==> flow/design.v <==
module pe (
    input clk, en,
    input      [7:0] a, b,
    output reg [15:0] out
);
    always @(posedge clk) begin
        if (en) begin
            out <= a*b;
        end else begin  
            out <= 0;
        end
    end
endmodule
module cu_engine (
    input  clk, nrst,
    input  [71:0] filter, 
    input  [23:0] data_in,
    input  [ 8:0] pe_en_ctrl,
    output [15:0] pe_out
);
    reg [23:0] dff [0:1];
    wire [143:0] psum;
    pe pe00 (.clk(clk), .en(pe_en_ctrl[0]), .a(data_in[ 7: 0]), .b(filter[ 7: 0]), .out(psum[15: 0]));
    pe pe10 (.clk(clk), .en(pe_en_ctrl[1]), .a(data_in[15: 8]), .b(filter[15: 8]), .out(psum[31:16]));
    pe pe20 (.clk(clk), .en(pe_en_ctrl[2]), .a(data_in[23:16]), .b(filter[23:16]), .out(psum[47:32]));
    pe pe01 (.clk(clk), .en(pe_en_ctrl[3]), .a(dff[0][ 7: 0]), .b(filter[31:24]), .out(psum[63:48]));
    pe pe11 (.clk(clk), .en(pe_en_ctrl[4]), .a(dff[0][15: 8]), .b(filter[39:32]), .out(psum[79:64]));
    pe pe21 (.clk(clk), .en(pe_en_ctrl[5]), .a(dff[0][23:16]), .b(filter[47:40]), .out(psum[95:80]));
    pe pe02 (.clk(clk), .en(pe_en_ctrl[6]), .a(dff[1][ 7: 0]), .b(filter[55:48]), .out(psum[111: 96]));
    pe pe12 (.clk(clk), .en(pe_en_ctrl[7]), .a(dff[1][15: 8]), .b(filter[63:56]), .out(psum[127:112]));
    pe pe22 (.clk(clk), .en(pe_en_ctrl[8]), .a(dff[1][23:16]), .b(filter[71:64]), .out(psum[143:128]));
    always @(posedge clk) begin
        if (!nrst) begin
            dff[0] <= 0;
            dff[1] <= 0;
        end else begin
            dff[0] <= data_in;
            dff[1] <= dff[0]; 
        end
    end
    assign pe_out = psum[15:0] + psum[31:16] + psum[47:32] + psum[63:48] + psum[79:64] + psum[95:80] + psum[111:96] + psum[127:112] + psum[143:128];
endmodule
# From RTL to reports: cu_engine
# Module cu_engine before and after one edit of its RTL, step after step.
# "orig" refers to lines of the RTL above, "edited" to lines of the edited file.
# "diff": "edited" minus "orig" as printed here.
# Library cell names are shortened.
# A cell with - has no value.
dict set report setup {
  top_module {cu_engine}
  clock_port {clk}
  lib {sky130hd}
  lib_corner {tt_025C_1v80}
}

# Edit of the RTL
# Unified diff, file above to edited file.
# This change comes from a script, not from a designer. The edited design behaves differently; no optimisation was intended.
# begin of diff
@@ -15,8 +15,10 @@
     input  clk, nrst,
     input  [71:0] filter, 
-    input  [23:0] data_in,
+    input  [23:0] data_in_in,
     input  [ 8:0] pe_en_ctrl,
     output [15:0] pe_out
 );
+    reg [23:0] data_in;
+    always @(posedge clk) data_in <= data_in_in;
     reg [23:0] dff [0:1];
     wire [143:0] psum;
# end of diff

# Word-level counts
# Counts by Yosys on the flattened word-level netlist (proc, flatten, opt, wreduce). Print and check cells are left out. Cells with the same type and inputs are merged into one.
# item orig edited diff
set op_classes {}
lappend op_classes {n_addsub 8 8 0}
lappend op_classes {n_mul 9 9 0}
lappend op_classes {n_div 0 0 0}
lappend op_classes {compare 0 0 0}
lappend op_classes {n_eq 0 0 0}
lappend op_classes {shift 0 0 0}
lappend op_classes {muxes 0 0 0}
lappend op_classes {bitwise 0 0 0}
lappend op_classes {reduce_and_logical 0 0 0}
# Operator kinds equal on both sides are left out: 2.
# item orig edited diff
set word_totals {}
lappend word_totals {reg_bits 192 216 24}
lappend word_totals {latchBits 0 0 0}
lappend word_totals {ramBits 0 0 0}
lappend word_totals {romBits 0 0 0}
lappend word_totals {clocked_rd_ports_x_width 0 0 0}
lappend word_totals {n_memories 0 0 0}
lappend word_totals {input_bits 107 107 0}
lappend word_totals {out_inout_bits 16 16 0}

# Logic depth
# Depth = most cells in a row (Yosys ltp): at word level without a register or memory, in the mapped netlist without a sequential cell, where the memories' decode and read muxes count.
# item orig edited diff
set logic_depth {}
lappend logic_depth {word_depth 8 8 0}
lappend logic_depth {abc_area 0 0 -}
lappend logic_depth {mapped_depth 17 16 -1}

# After synthesis
# The flow's flattened synthesis, as Yosys stat reports it; memories are mapped. The netlist is that of the ABC_AREA named above (0 if unset); the other value can give another one.
# type orig edited diff
set types {}
lappend types {nor3_1 39 9 -30}
lappend types {dfxtp_1 192 216 24}
lappend types {and2_1 556 574 18}
lappend types {o21a_1 45 27 -18}
lappend types {a21oi_1 65 49 -16}
lappend types {nand2_1 112 125 13}
lappend types {inv_1 609 621 12}
lappend types {o21ai_0 43 55 12}
lappend types {nand2b_1 16 27 11}
lappend types {xnor2_1 48 58 10}
lappend types {a211oi_1 22 12 -10}
lappend types {a31oi_1 3 13 10}
lappend types {a41oi_1 1 11 10}
lappend types {nor2_1 88 97 9}
lappend types {a21o_1 38 29 -9}
lappend types {nand3_1 17 26 9}
lappend types {o21ai_1 8 0 -8}
lappend types {nor3b_1 7 0 -7}
# Cell types equal on both sides are left out: 7.
# The list need not be complete.
# item orig edited diff
set mapped {}
lappend mapped {cell_count 2853 2910 57}
lappend mapped {yosys_area_um2 26810.7 27380.0 569.3}
lappend mapped {ffs 192 216 24}
lappend mapped {buffers 11 15 4}
# The figures by module come from a second, unflattened synthesis with its own total; it is not the netlist above.
# item orig edited diff
set hier_totals {}
lappend hier_totals {cells_unflattened 2895 2922 27}
lappend hier_totals {area_unflattened_um2 27171.1 27679.0 507.9}
# Rows give one instance, submodules left out.
# module instances n_cells mod_area_um2 seq_area_um2
set by_module_orig {}
lappend by_module_orig {pe 9 274 2516.2 320.3}
lappend by_module_orig {cu_engine 1 429 4525.6 960.9}
# module instances n_cells mod_area_um2 seq_area_um2
set by_module_edited {}
lappend by_module_edited {pe 9 274 2516.2 320.3}
lappend by_module_edited {cu_engine 1 456 5033.6 1441.4}

# Timing after synthesis
# OpenSTA on the mapped netlist: ideal clock, no wires. The path of least setup slack (recovery checks aside). Input and output delay are each 20% of the period. Register names are those of the netlist, which keeps one name where synthesis merged equal registers.
# item orig edited diff
set synth_timing {}
lappend synth_timing {path_kind reg2out reg2out -}
lappend synth_timing {from {reg pe02.out[2]} {reg pe02.out[2]} -}
lappend synth_timing {to {out pe_out[14]} {out pe_out[14]} -}
lappend synth_timing {clock_period_ns 6.2 6.2 0.0}
lappend synth_timing {output_delay_ns 1.240 1.240 0.000}
lappend synth_timing {launch_ns 0.000 0.000 0.000}
lappend synth_timing {t_arrival_ns 4.180 4.180 0.000}
lappend synth_timing {setup_slack_ns 0.780 0.780 0.000}
lappend synth_timing {path_delay_ns 4.180 4.180 0.000}
lappend synth_timing {stages 15 15 0}
lappend synth_timing {n_path_buf 0 0 0}
lappend synth_timing {synth_period_reached_ns 5.42 5.42 0.00}
# "path_delay_ns" is the arrival time less input delay plus setup time.
# At an output port there is no setup time.
# "stages": output pins that drive a net of the path, with the launching flip-flop's if there is one; two outputs of one cell count as two.
# "synth_period_reached_ns" is the clock period less the worst setup slack; recovery checks do not enter. This is arithmetic on one report: input and output delays are still those of the set period (20% each).
# Between the ends stands the longest chain of elaborated cells between them, by number of cells; it is not shown to be the way that was timed. Of several equally long chains one is given.
# A line is the first line of the expression or statement that the cell stems from. Yosys adds cells for indexed reads and writes and turns some case tables into memories.
dict set report synth_between_orig {
  cell_sequence {dfxtp_1 fa_1 fa_1 fa_1 inv_1 fa_1 inv_1 ha_1 fa_1 a211oi_1 o211ai_1 a41oi_1 o21bai_1 a21oi_1 xnor2_1}
  elab_chain_len 3
  cone_cells 3
  lines_between 1
}
# item line
set synth_lines_orig {}
lappend synth_lines_orig {{from (decl)} 4} ;# output reg [15:0] out
lappend synth_lines_orig {{from (assign)} 8} ;# out <= a*b;
lappend synth_lines_orig {{from (assign)} 10} ;# out <= 0;
lappend synth_lines_orig {{16-bit adder (3 in a row)} 41} ;# assign pe_out = psum[15:0] + psum[31:16] + psum[47:32] + psum[63:48] + psum[79:64] + psum[95:80] + psum[111:96 ...
lappend synth_lines_orig {{to (decl)} 19} ;# output [15:0] pe_out
dict set report synth_between_edited {
  cell_sequence {dfxtp_1 fa_1 fa_1 fa_1 inv_1 fa_1 inv_1 ha_1 fa_1 a211oi_1 o211ai_1 a41oi_1 o21bai_1 a21oi_1 xnor2_1}
  elab_chain_len 3
  cone_cells 3
  lines_between 1
}
# item line
set synth_lines_edited {}
lappend synth_lines_edited {{from (decl)} 4} ;# output reg [15:0] out
lappend synth_lines_edited {{from (assign)} 8} ;# out <= a*b;
lappend synth_lines_edited {{from (assign)} 10} ;# out <= 0;
lappend synth_lines_edited {{16-bit adder (3 in a row)} 43} ;# assign pe_out = psum[15:0] + psum[31:16] + psum[47:32] + psum[63:48] + psum[79:64] + psum[95:80] + psum[111:96 ...
lappend synth_lines_edited {{to (decl)} 19} ;# output [15:0] pe_out

# Path in the finished layout
# From the final timing report of each run of set A: the path of least setup slack in the routed layout; clock arrival at registers is part of the times.
# item orig edited diff
set layout_timing {}
lappend layout_timing {path_kind reg2out reg2out -}
lappend layout_timing {from {reg pe00.out[2]} {reg pe00.out[2]} -}
lappend layout_timing {to {out pe_out[14]} {out pe_out[14]} -}
lappend layout_timing {clock_period_ns 6.2 6.2 0.0}
lappend layout_timing {output_delay_ns 1.24 1.24 0.00}
lappend layout_timing {launch_ns 0.46 0.58 0.12}
lappend layout_timing {t_arrival_ns 4.79 4.87 0.08}
lappend layout_timing {setup_slack_ns 0.17 0.09 -0.08}
lappend layout_timing {stages 18 18 0}
lappend layout_timing {n_path_buf 1 1 0}
# Between the ends stands the longest chain of elaborated cells between them, by number of cells; it is not shown to be the way that was timed. Of several equally long chains one is given.
dict set report layout_between_orig {
  cell_sequence {dfxtp_1 inv_1 fa_1 inv_1 fa_1 fa_1 inv_1 fa_1 inv_1 ha_2 fa_2 a211oi_2 o211ai_1 a41oi_2 o21bai_1 a21oi_2 xnor2_2 buf_2}
  elab_chain_len 8
  cone_cells 8
  lines_between 1
}
# item line
set layout_lines_orig {}
lappend layout_lines_orig {{from (decl)} 4} ;# output reg [15:0] out
lappend layout_lines_orig {{from (assign)} 8} ;# out <= a*b;
lappend layout_lines_orig {{from (assign)} 10} ;# out <= 0;
lappend layout_lines_orig {{16-bit adder (8 in a row)} 41} ;# assign pe_out = psum[15:0] + psum[31:16] + psum[47:32] + psum[63:48] + psum[79:64] + psum[95:80] + psum[111:96 ...
lappend layout_lines_orig {{to (decl)} 19} ;# output [15:0] pe_out
dict set report layout_between_edited {
  cell_sequence {dfxtp_2 inv_2 fa_1 inv_1 fa_1 fa_1 inv_1 fa_1 inv_2 ha_4 fa_2 a211oi_2 o211ai_1 a41oi_2 o21bai_1 a21oi_2 xnor2_2 buf_2}
  elab_chain_len 8
  cone_cells 8
  lines_between 1
}
# item line
set layout_lines_edited {}
lappend layout_lines_edited {{from (decl)} 4} ;# output reg [15:0] out
lappend layout_lines_edited {{from (assign)} 8} ;# out <= a*b;
lappend layout_lines_edited {{from (assign)} 10} ;# out <= 0;
lappend layout_lines_edited {{16-bit adder (8 in a row)} 43} ;# assign pe_out = psum[15:0] + psum[31:16] + psum[47:32] + psum[63:48] + psum[79:64] + psum[95:80] + psum[111:96 ...
lappend layout_lines_edited {{to (decl)} 19} ;# output [15:0] pe_out

# Measured runs
# Runs of the flow (Yosys, OpenROAD) on both versions; the two runs of a pair have the same settings. The constraints put input and output delay at 20% of the set period each and load the outputs with 0.01 pF.
dict set report flow_settings_set_A {
  CORE_UTILIZATION 40
  period_ns 6.2
  CAP_MARGIN 20
  CORE_MARGIN 2
  SLEW_MARGIN 20
}
# item orig edited diff
set results_set_A {}
lappend results_set_A {synthesis_area_um2 26810.7 27380.0 569.3}
lappend results_set_A {design.die.area_um2 69113.8 70559.3 1445.5}
lappend results_set_A {finish.stdcell_area_um2 29858.6 30885.9 1027.3}
lappend results_set_A {final_setup_ws_ns 0.167 0.094 -0.073}
lappend results_set_A {design_power_mw 13.121 14.479 1.358}
lappend results_set_A {period_less_ws_ns 6.033 6.106 0.073}
dict set report flow_settings_set_B {
  CAP_MARGIN 40
  CELL_PAD_IN_SITES_GLOBAL_PLACEMENT 0
  CORE_UTILIZATION 51
  PLACE_DENSITY 0.42
  period_ns 6.9
  CORE_MARGIN 2
  SLEW_MARGIN 20
}
# item orig edited diff
set results_set_B {}
lappend results_set_B {synthesis_area_um2 26810.7 27380.0 569.3}
lappend results_set_B {design.die.area_um2 54419.6 55556.8 1137.2}
lappend results_set_B {finish.stdcell_area_um2 29482.0 30355.4 873.4}
lappend results_set_B {final_setup_ws_ns 0.275 0.240 -0.035}
lappend results_set_B {design_power_mw 11.761 12.498 0.737}
lappend results_set_B {period_less_ws_ns 6.625 6.660 0.035}
# "period_less_ws_ns": clock period set for the run, less the worst setup slack. It is reckoned from that one timing run; input and output delays stay at 20% of the period that was set.
# "design_power_mw": no workload was simulated; the value follows from the tool's default switching activity.
